==> flow/design.v <==
module PIEZO_reality_and_damedame(RESETN,CLK_1MHZ,A,T,SONG );
input RESETN,CLK_1MHZ,A,T;
output SONG;
reg SONG;
reg BUFF,BUFF2;
reg [10:0] freq,freq2;
reg [31:0] CNT_SOUND,CNT_SOUND2;
integer CLK_COUNT,CLK_COUNT2;
integer scale,scale2;
always @(*)
begin
if(A&&~T)
	SONG = BUFF;
else if(~A&&T)
	SONG = BUFF2;	
else 
	SONG =0;
end
always @( posedge CLK_1MHZ)
begin
	case(scale)
		-2: freq <= 0;
		-1: freq <= 0;
		0: freq <= 1012;	 
		1:	freq <= 1516;	  
		2:	freq <= 955;		  
		3: freq <= 1012;	  
		4: freq <= 1136;	  
		5: freq <= 1275;	  
		6: freq <= 1012;	  
		7: freq <= 0;	     
		8: freq <= 1607;	  
		9: freq <= 955;		  
		10: freq <= 1012;	  
		11: freq <= 1136;	  
		12: freq <= 1275;	  
		13: freq <= 1012;	  
		14: freq <= 675;	  
		15: freq <= 758;	  
		16: freq <= 1012;	  
		17: freq <= 0;	 	  
		18: freq <= 1516;	  
		19: freq <= 1351;	  
		20: freq <= 1275;	  
		21: freq <= 1012;	  
		22: freq <= 1136;	  
		23: freq <= 1204;	  
		24: freq <= 1136;	  
		25: freq <= 0;	  
		26: freq <= 1516;	  
		27: freq <= 758;	  
		28: freq <= 851;	  
		29: freq <= 902;	  
		30: freq <= 851;	  
		31: freq <= 0;	  
		32: freq <= 1275;	  
		33: freq <= 851;	  
		34: freq <= 955;	  
		35: freq <= 1012;	  
		36: freq <= 955;	  
		37: freq <= 1012;	  
		38: freq <= 1136;	  
		39: freq <= 0;	 	  
		40: freq <= 1012;	  
		41: freq <= 1516;	  
		42: freq <= 955;	  
		43: freq <= 1012;	  
		44: freq <= 1136;	  
		45: freq <= 1275;	  
		46: freq <= 1012;	  
		47: freq <= 0;	     
		48: freq <= 1607;	  
		49: freq <= 955;	 
		50: freq <= 1012;	  
		51: freq <= 1136;	  
		52: freq <= 1275;	  
		53: freq <= 1012;	  
		54: freq <= 675;	  
		55: freq <= 758;	  
		56: freq <= 1012;	  
		57: freq <= 0;	 	  
		58: freq <= 1516;	  
		59: freq <= 1351;	  
		60: freq <= 1275;	  
		61: freq <= 1012;	  
		62: freq <= 1136;	  
		63: freq <= 1204;	  
		64: freq <= 1136;	  
		65: freq <= 0;	  
		66: freq <= 1516;	  
		67: freq <= 758;	  
		68: freq <= 851;	  
		69: freq <= 902;	  
		70: freq <= 851;	  
		71: freq <= 0;	  
		72: freq <= 1275;	  
		73: freq <= 851;	  
		74: freq <= 955;	  
		75: freq <= 1012;	  
		76: freq <= 1136;	  
		77: freq <= 1275;	  
		78: freq <= 1275;	  
		79: freq <= 0;       
		default: freq <= 0;
	endcase
	case(scale2)
		-2: freq2 <= 0;
		-1: freq2 <= 0;	 
		0: freq2 <= 955;	  
		1: freq2 <= 851;	  
		2: freq2 <= 955;	  
		3: freq2 <= 758;	  
		4: freq2 <= 758;	  
		5: freq2 <= 758;	  
		6: freq2 <= 758;	  
		7: freq2 <= 758;	  
		8: freq2 <= 0;	  
		8: freq2 <= 0;	  
		9: freq2 <= 955;	  
		10: freq2 <= 955;	  
		11: freq2 <= 1012;	
		12: freq2 <= 1012;	
		13: freq2 <= 1012;	
		14: freq2 <= 1012;	
		15: freq2 <= 955;	 
		16: freq2 <= 955;	 
		17: freq2 <= 851;	 
		18: freq2 <= 851;	 
		19: freq2 <= 1136;	  
		20: freq2 <= 1275;	  
		21: freq2 <= 1275;	 
		22: freq2 <= 1275;	 
		23: freq2 <= 1275;	 
		24: freq2 <= 1275;	 
		25: freq2 <= 1275;	 
		26: freq2 <= 1275;	 
		27: freq2 <= 0;	  
		28: freq2 <= 0;	  
		29: freq2 <= 0;	  
		30: freq2 <= 0;	  
		31: freq2 <= 1275;	  
		32: freq2 <= 1431;	  
		33: freq2 <= 1516;	  
		34: freq2 <= 1431;	  
		35: freq2 <= 1431;	  
		36: freq2 <= 1431;	  
		37: freq2 <= 1431;	  
		38: freq2 <= 1431;	  
		39: freq2 <= 0;	  
		40: freq2 <= 0;	  
		41: freq2 <= 1136;	  
		42: freq2 <= 1136;	  
		43: freq2 <= 1012;	 
		44: freq2 <= 1012;	 
		45: freq2 <= 1012;	 
		46: freq2<= 1012;	 
		47: freq2<= 758;	  
		48: freq2 <= 758;	  
		49: freq2 <= 1012;	 
		50: freq2 <= 1012;	 
		51: freq2 <= 851;	 
		52:	freq2 <= 955;	 
		53:	freq2 <= 955;	 
		54:	freq2 <= 955;	 
		55:	freq2 <= 955;	 
		56:	freq2 <= 955;	 
		57:	freq2 <= 955;	 
		58:	freq2 <= 955;	 
		59:	freq2 <= 0;	  
		60:	freq2 <= 0;	  
		61:	freq2 <= 0;	  
		62:	freq2 <= 0;	  
		63:	freq2 <= 955;	 
		64:	freq2 <= 851;	 
		65:	freq2 <= 955;	 
		66:	freq2 <= 758;	  
		67:	freq2 <= 758;	  
		68:	freq2 <= 758;	  
		69:	freq2 <= 758;	  
		70:	freq2 <= 758;	  
		71:	freq2 <= 0;	  
		72:	freq2 <= 0;	  
		73:	freq2 <= 1136;	  
		74:	freq2 <= 1012;	 
		75:	freq2 <= 955;	 
		76:	freq2 <= 955;	 
		77:	freq2 <= 955;	 
		78:	freq2 <= 955;	 
		79:	freq2 <= 851;	 
		80:	freq2 <= 851;	 
		81:	freq2 <= 851;	 
		82:	freq2 <= 851;	 
		83:	freq2 <= 1275;	  
		84:	freq2 <= 1275;	  
		85:	freq2 <= 851;	 
		86:	freq2 <= 851;	 
		87:	freq2 <= 955;	 
		88:	freq2 <= 955;	 
		89:	freq2 <= 955;	 
		90:	freq2 <= 955;	 
		91:	freq2 <= 955;	 
		92:	freq2 <= 955;	 
		93:	freq2 <= 0;	  
		94:	freq2 <= 0;	  
		95:	freq2<= 0;	  
		96:	freq2<= 0;	  
		97:	freq2 <= 1516;	  
		98:	freq2 <= 1431;	  
		99:	freq2 <= 1275;	  
	100:	freq2 <= 1431;	  
	101:	freq2 <= 955;	 
	102:	freq2 <= 955;	 
	103:	freq2 <= 955;	 
	104:	freq2 <= 955;	 
	105:	freq2 <= 955;	 
	106:	freq2 <= 955;	 
	107:	freq2 <= 0;	  
	108:	freq2 <= 0;	  
	109:	freq2 <= 0;	  
	110:	freq2 <= 0;	  
	111:	freq2 <= 0;	  
	112:	freq2 <= 0;	  
	113:	freq2 <= 1516;	 
	114:	freq2<= 1431;	 
	115:	freq2 <= 1275;	  
	116:	freq2 <= 1431;	  
	117:	freq2 <= 851;	 
	118:	freq2 <= 851;	 
	119:	freq2 <= 851;	 
	120:	freq2 <= 851;	 
	121:	freq2 <= 851;	 
	122:	freq2 <= 851;	 
	123:	freq2 <= 0;	  
	124:	freq2 <= 0;	  
	125:	freq2 <= 0;	  
	126:	freq2 <= 0;	  
	127:	freq2 <= 851;	 
	128:	freq2 <= 955;	 
	129:	freq2 <= 1012;	 
	130:	freq2<= 955;	 
	default: freq <= 0;
	endcase		
end
always @(negedge RESETN or posedge CLK_1MHZ)
begin
	if(RESETN==1'b0)
		begin
				scale <= -2;
				BUFF <= 0;
				CNT_SOUND <= 0;
				CLK_COUNT <= 0;
		end
	else
		begin
			if(A)
				begin
					if( scale== -2 || scale == -1||
						 scale == 1|| scale == 2|| scale == 4|| scale == 5 || scale == 7 ||
						 scale == 8|| scale == 9|| scale == 11|| scale == 12|| scale == 15||
						 scale == 17|| scale == 18|| scale == 19|| scale == 20|| scale == 21||
						 scale ==23|| scale ==25|| scale == 26|| scale == 27|| scale == 29||
						 scale ==31|| scale ==32|| scale ==33|| scale ==35 || scale ==37 ||
						 scale ==41|| scale ==42|| scale == 44|| scale == 45|| scale == 47||
						 scale == 48|| scale == 49|| scale == 51|| scale == 52|| scale == 55||
						 scale ==57|| scale ==58|| scale == 59|| scale == 60|| scale == 61||
						 scale ==63|| scale ==65|| scale == 66|| scale == 67|| scale == 69||
						 scale ==71|| scale ==72|| scale == 73|| scale == 75 )
						 begin
								if( (CLK_COUNT < 300000) )         
									begin
										if(CNT_SOUND >= freq)   
											begin
												CNT_SOUND <= 0;   
												BUFF <= ~BUFF;					
												CLK_COUNT <= CLK_COUNT+1; 
											end				
										else   
											begin
												CNT_SOUND <=CNT_SOUND +1;  
												CLK_COUNT <= CLK_COUNT+1;
											end
									end						
								else  
									begin
										CLK_COUNT <= 0;	
										CNT_SOUND <= 0;	
										scale <= scale + 1;
									end
						end
					else if(scale == 3|| scale == 6|| scale ==10|| scale ==22 || scale ==24 ||
						 scale ==28|| scale ==30|| scale == 34|| scale == 39|| scale == 43||
						 scale == 46|| scale == 50|| scale == 62|| scale == 64|| scale == 68 ||scale == 70||
						 scale ==74|| scale ==77|| scale == 79)
							begin
								if( (CLK_COUNT < 600000) )         
									begin
										if(CNT_SOUND >= freq)   
											begin
												CNT_SOUND <= 0;   
												BUFF <= ~BUFF;					
												CLK_COUNT <= CLK_COUNT+1; 
											end				
										else   
											begin
												CNT_SOUND <=CNT_SOUND +1;  
												CLK_COUNT <= CLK_COUNT+1;
											end
									end						
								else  
									begin
										CLK_COUNT <= 0;	
										CNT_SOUND <= 0;
										scale <= scale + 1;
									end
							end	
					else if(scale == 0|| scale ==14|| scale ==36|| scale ==40 || scale ==54 ||
						 scale ==76)
						 begin
								if( (CLK_COUNT < 900000) )         
									begin
										if(CNT_SOUND >= freq)   
											begin
												CNT_SOUND <= 0;   
												BUFF <= ~BUFF;					
												CLK_COUNT <= CLK_COUNT+1; 
											end				
										else   
											begin
												CNT_SOUND <=CNT_SOUND +1;  
												CLK_COUNT <= CLK_COUNT+1;
											end
									end						
								else  
									begin
										CLK_COUNT <= 0;	
										CNT_SOUND <= 0;	
										scale <= scale + 1;
									end
							end
					else if(scale == 13|| scale ==16|| scale ==38|| scale ==53 || scale ==56 ||
						 scale ==78)
						 begin
								if( (CLK_COUNT < 1200000) )         
									begin
										if(CNT_SOUND >= freq)   
											begin
												CNT_SOUND <= 0;   
												BUFF <= ~BUFF;					
												CLK_COUNT <= CLK_COUNT+1; 
											end				
										else   
											begin
												CNT_SOUND <=CNT_SOUND +1;  
												CLK_COUNT <= CLK_COUNT+1;
											end
									end						
								else  
									begin
										CLK_COUNT <= 0;	
										CNT_SOUND <= 0;	
										scale <= scale + 1;
									end
						 end
					else       
						begin
							scale <= -2;
							BUFF  <= 0;
							CNT_SOUND <= 0;
							CLK_COUNT <= 0;
						end
				end
				else 
					begin
							scale <= -2;
							BUFF  <= 0;
							CNT_SOUND <= 0;
							CLK_COUNT <= 0;
					end
			end
end
always @(negedge RESETN or posedge CLK_1MHZ)
begin
	if(RESETN==1'b0)
		begin
				scale2<= -2;
				BUFF2 <= 0;
				CNT_SOUND2 <= 0;
				CLK_COUNT2 <= 0;
		end
	else
		begin	
			if(T)
				begin
					if(scale2 < 131) 
						begin
							if( (CLK_COUNT2 < 250000) )        
											begin
												if(CNT_SOUND2 >= freq2)   
													begin
														CNT_SOUND2 <= 0;   
														BUFF2 <= ~BUFF2;					
														CLK_COUNT2 <= CLK_COUNT2+1; 
													end				
												else   
													begin
														CNT_SOUND2 <=CNT_SOUND2 +1;  
														CLK_COUNT2 <= CLK_COUNT2+1;
													end
												end						
							else 
								begin
									CLK_COUNT2 <= 0;	
									CNT_SOUND2 <= 0;	
									scale2 <= scale2 + 1;
								end
						end
					else
						begin
							CLK_COUNT2 <= 0;	
							CNT_SOUND2 <= 0;	
							scale2 <= -2;
						end
				end
				else
					begin
						scale2<= -2;
						BUFF2 <= 0;
						CNT_SOUND2 <= 0;
						CLK_COUNT2 <= 0;
					end
	  end
end
endmodule
Tool chain data of PIEZO_reality_and_damedame
Each step is given for the RTL above and for the edited RTL.
Lines under "original" count in the file above, lines under "edited" in the edited file.
"difference" is "edited" less "original", of the values as shown; "rel. change" is that difference over "original", in percent.
Operators: Yosys type, input widths -> output width; for muxes data width and select width s.
Not given: -
Design
  top module: PIEZO_reality_and_damedame
  clock: CLK_1MHZ
  cell library: sky130hd
  library corner: tt_025C_1v80

Edit of the RTL
The edit as a unified diff against the file above.
A script made this edit. It changes what the design does and was not meant as an optimisation.
begin of diff
@@ -4,5 +4,5 @@
 reg SONG;
 reg BUFF,BUFF2;
-reg [10:0] freq,freq2;
+reg [8:0] freq,freq2;
 reg [31:0] CNT_SOUND,CNT_SOUND2;
 integer CLK_COUNT,CLK_COUNT2;
end of diff

Elaborated design
Counts by Yosys on the flattened word-level netlist (proc, flatten, opt, wreduce; memories kept). Register bits leave out memories and registers merged into their read ports (data or address). Print and check cells are left out.
Storage and ports
  elaborated cells: original 487, edited 487, difference 0, rel. change 0.00%
  flip-flop bits (word level): original 216, edited 212, difference -4, rel. change -1.85%
  output and inout port bits: original 1, edited 1, difference 0, rel. change 0.00%
Cells by class
  magnitude comparators: original 8, edited 8, difference 0, rel. change 0.00%
  reduce/logical cells: original 109, edited 109, difference 0, rel. change 0.00%
  equality and inequality tests: original 294, edited 294, difference 0, rel. change 0.00%
  muxes and demuxes: original 56, edited 56, difference 0, rel. change 0.00%
  add/sub/neg operators: original 6, edited 6, difference 0, rel. change 0.00%
  bitwise gates (word level): original 4, edited 4, difference 0, rel. change 0.00%
Operators with widths
  $ge 32x11->1: original 2, edited 0, difference -2, rel. change -100.00%
  $ge 32x9->1: original 0, edited 2, difference +2
  $pmux 11 s12: original 1, edited 0, difference -1, rel. change -100.00%
  $pmux 11 s9: original 1, edited 0, difference -1, rel. change -100.00%
  $pmux 9 s12: original 0, edited 1, difference +1
  $pmux 9 s9: original 0, edited 1, difference +1
Unchanged operator kinds not shown: 46.

Longest topological paths
Depth = most cells in a row (Yosys ltp): at word level without a register or memory, in the mapped netlist without a sequential cell, where the memories' decode and read muxes count.
Logic depth
  word-level depth: original 53, edited 53, difference 0, rel. change 0.00%
  ABC_AREA: original 0, edited 0
  depth in mapped cells: original 15, edited 14, difference -1, rel. change -6.67%

Netlist
Yosys stat after the flow's synthesis: flattened, memories mapped to cells. It holds for the ABC_AREA given above (unset counts as 0); a run with the other value may have another netlist.
Cells by type
  sky130_fd_sc_hd__nor2_1: original 167, edited 143, difference -24, rel. change -14.37%
  sky130_fd_sc_hd__nor4_1: original 34, edited 47, difference +13, rel. change +38.24%
  sky130_fd_sc_hd__nand4_1: original 24, edited 37, difference +13, rel. change +54.17%
  sky130_fd_sc_hd__a211oi_1: original 21, edited 8, difference -13, rel. change -61.90%
  sky130_fd_sc_hd__clkbuf_1: original 39, edited 51, difference +12, rel. change +30.77%
  sky130_fd_sc_hd__nand3_1: original 85, edited 75, difference -10, rel. change -11.76%
  sky130_fd_sc_hd__xor2_1: original 62, edited 53, difference -9, rel. change -14.52%
  sky130_fd_sc_hd__xnor2_1: original 36, edited 44, difference +8, rel. change +22.22%
  sky130_fd_sc_hd__and3_1: original 32, edited 39, difference +7, rel. change +21.88%
  sky130_fd_sc_hd__o21a_1: original 10, edited 3, difference -7, rel. change -70.00%
  sky130_fd_sc_hd__mux2_2: original 2, edited 9, difference +7, rel. change +350.00%
  sky130_fd_sc_hd__o31a_1: original 6, edited 0, difference -6, rel. change -100.00%
  sky130_fd_sc_hd__nor3b_1: original 1, edited 7, difference +6, rel. change +600.00%
  sky130_fd_sc_hd__mux2_4: original 0, edited 6, difference +6
  sky130_fd_sc_hd__nand2_1: original 107, edited 102, difference -5, rel. change -4.67%
  sky130_fd_sc_hd__inv_1: original 51, edited 46, difference -5, rel. change -9.80%
  sky130_fd_sc_hd__a31oi_1: original 16, edited 11, difference -5, rel. change -31.25%
  sky130_fd_sc_hd__nand2b_1: original 16, edited 11, difference -5, rel. change -31.25%
Unchanged cell types not shown: 15.
The list need not be complete.
Mapped netlist
  mapped cells: original 1274, edited 1260, difference -14, rel. change -1.10%
  mapped area (um2): original 11717.5, edited 11767.5, difference +50.0, rel. change +0.43%
  mapped flip-flops: original 216, edited 212, difference -4, rel. change -1.85%

Path before layout
OpenSTA on the mapped netlist: ideal clock, no wires. The path of least setup slack (recovery checks aside). Input and output delay are each 20% of the period. Register names are those of the netlist, which keeps one name where synthesis merged equal registers.
Path after synthesis
  kind: original input to output, edited input to output
  from: original input port A, edited input port A
  to: original output port SONG, edited output port SONG
  required time (ns): original 8.000, edited 8.000, difference 0.000, rel. change 0.00%
  data arrival time (ns): original 2.304, edited 2.305, difference +0.001, rel. change +0.04%
  path buffers: original 0, edited 0, difference 0
  output delay (ns): original 2.000, edited 2.000, difference 0.000, rel. change 0.00%
  driving pins on the path: original 2, edited 2, difference 0, rel. change 0.00%
  external input delay (ns): original 2.000, edited 2.000, difference 0.000, rel. change 0.00%
  path slack (ns): original 5.696, edited 5.695, difference -0.001
  time at the first pin (ns): original 2.000, edited 2.000, difference 0.000, rel. change 0.00%
  period (ns): original 10.0, edited 10.0, difference 0.0, rel. change 0.00%
  delay of the path (ns): original 0.304, edited 0.305, difference +0.001, rel. change +0.33%
  period reached after synthesis (ns): original 4.304, edited 4.305, difference +0.001, rel. change +0.02%
"delay of the path" = arrival - input delay + setup time.
A path that ends at an output port has no setup time.
"driving pins on the path" counts driving pins, that of a launching flip-flop among them; a cell with two outputs on the path counts twice.
"period reached after synthesis" is the clock period less the worst setup slack; recovery checks do not enter. This is arithmetic on one report: input and output delays are still those of the set period (20% each).
The rows between start and end are the longest chain of elaborated cells between them; the timing report does not say that the signal goes this way. Where chains are equally long, one stands for them.
Each line given opens the expression or statement behind the cell; cells for indexed reads and writes are added by Yosys, which also makes memories of some case tables.
On the way, after synthesis, original
  path through: sky130_fd_sc_hd__nand2_1 -> sky130_fd_sc_hd__o21ai_0
  length of the longest elaborated chain: 4
  elaborated cells on any way between the ends: 5
  classes of those cells: mux: 2; logic: 1; reduce/logical: 2
RTL lines, path after synthesis, original
  start, declared: line 2  | input RESETN,CLK_1MHZ,A,T;
  $not 1->1: line 14  | else if(~A&&T)
  $logic_and 1x1->1: line 14
  $mux 1: line 14
  $mux 1: line 12  | if(A&&~T)
  end, declared: line 3  | output SONG;
On the way, after synthesis, edited
  path through: sky130_fd_sc_hd__nand2_1 -> sky130_fd_sc_hd__o21ai_0
  length of the longest elaborated chain: 4
  elaborated cells on any way between the ends: 5
  classes of those cells: mux: 2; logic: 1; reduce/logical: 2
RTL lines, path after synthesis, edited
  start, declared: line 2  | input RESETN,CLK_1MHZ,A,T;
  $not 1->1: line 14  | else if(~A&&T)
  $logic_and 1x1->1: line 14
  $mux 1: line 14
  $mux 1: line 12  | if(A&&~T)
  end, declared: line 3  | output SONG;

Path in the finished layout
From the final timing report of the runs of set A: the path of least setup slack in the routed layout; clock arrival at registers is part of the times.
Path after layout
  kind: original input to output, edited input to output
  from: original input port A, edited input port A
  to: original output port SONG, edited output port SONG
  path slack (ns): original 4.66, edited 4.55, difference -0.11
  driving pins on the path: original 4, edited 4, difference 0, rel. change 0.00%
  period (ns): original 10.0, edited 10.0, difference 0.0, rel. change 0.00%
  output delay (ns): original 2.00, edited 2.00, difference 0.00, rel. change 0.00%
  external input delay (ns): original 2.00, edited 2.00, difference 0.00, rel. change 0.00%
  data arrival time (ns): original 3.34, edited 3.45, difference +0.11, rel. change +3.29%
  required time (ns): original 8.00, edited 8.00, difference 0.00, rel. change 0.00%
  path buffers: original 2, edited 2, difference 0, rel. change 0.00%
  time at the first pin (ns): original 2.00, edited 2.00, difference 0.00, rel. change 0.00%
The rows between start and end are the longest chain of elaborated cells between them; the timing report does not say that the signal goes this way. Where chains are equally long, one stands for them.
On the way, after layout, original
  path through: sky130_fd_sc_hd__clkdlybuf4s50_1 -> sky130_fd_sc_hd__nand2_1 -> sky130_fd_sc_hd__o21ai_0 -> sky130_fd_sc_hd__clkdlybuf4s50_1
  length of the longest elaborated chain: 4
  elaborated cells on any way between the ends: 5
  classes of those cells: mux: 2; logic: 1; reduce/logical: 2
RTL lines, path after layout, original
  start, declared: line 2  | input RESETN,CLK_1MHZ,A,T;
  $not 1->1: line 14  | else if(~A&&T)
  $logic_and 1x1->1: line 14
  $mux 1: line 14
  $mux 1: line 12  | if(A&&~T)
  end, declared: line 3  | output SONG;
On the way, after layout, edited
  path through: sky130_fd_sc_hd__clkdlybuf4s50_1 -> sky130_fd_sc_hd__nand2_1 -> sky130_fd_sc_hd__o21ai_0 -> sky130_fd_sc_hd__clkdlybuf4s50_1
  length of the longest elaborated chain: 4
  elaborated cells on any way between the ends: 5
  classes of those cells: mux: 2; logic: 1; reduce/logical: 2
RTL lines, path after layout, edited
  start, declared: line 2  | input RESETN,CLK_1MHZ,A,T;
  $not 1->1: line 14  | else if(~A&&T)
  $logic_and 1x1->1: line 14
  $mux 1: line 14
  $mux 1: line 12  | if(A&&~T)
  end, declared: line 3  | output SONG;

Measured runs
Runs of the flow (Yosys, OpenROAD) on both versions; the two runs of a pair have the same settings. The constraints put input and output delay at 20% of the set period each and load the outputs with 0.01 pF.
Flow settings, set A
  period_ns: 10.0
  CAP_MARGIN: 20
  CORE_MARGIN: 2
  CORE_UTILIZATION: 40
  SLEW_MARGIN: 20
Final reports, set A
  setup total negative slack (ns): original 0.000, edited 0.000, difference 0.000
  full die area (um2): original 30679.3, edited 30807.3, difference +128.0, rel. change +0.42%
  utilization after routing: original 0.456, edited 0.453, difference -0.003
  worst setup slack after layout (ns): original 4.660, edited 4.548, difference -0.112
  power consumption (µW): original 1938, edited 1815, difference -123, rel. change -6.35%
  standard-cell area after layout (um2): original 13116.3, edited 13072.5, difference -43.8, rel. change -0.33%
  netlist area reported by Yosys (um2): original 11717.5, edited 11767.5, difference +50.0, rel. change +0.43%
Flow settings, set B
  CORE_ASPECT_RATIO: 0.52
  CORE_UTILIZATION: 67
  CTS_CLUSTER_DIAMETER: 281
  CTS_CLUSTER_SIZE: 16
  GPL_ROUTABILITY_DRIVEN: 1
  GPL_TIMING_DRIVEN: 0
  PLACE_DENSITY_LB_ADDON: 0.06
  SETUP_SLACK_MARGIN: 0.64
  period_ns: 4.86
  CAP_MARGIN: 20
  CORE_MARGIN: 2
  SLEW_MARGIN: 20
Final reports, set B
  setup total negative slack (ns): original 0.000, edited 0.000, difference 0.000
  full die area (um2): original 18620.0, edited 18696.3, difference +76.3, rel. change +0.41%
  utilization after routing: original 0.751, edited 0.759, difference +0.008
  worst setup slack after layout (ns): original 0.693, edited 0.677, difference -0.016
  power consumption (µW): original 3221, edited 3197, difference -24, rel. change -0.75%
  standard-cell area after layout (um2): original 12723.5, edited 12843.6, difference +120.1, rel. change +0.94%
  netlist area reported by Yosys (um2): original 11717.5, edited 11767.5, difference +50.0, rel. change +0.43%
"power consumption" rests on the timing tool's default activity at the inputs, not on a simulated workload.
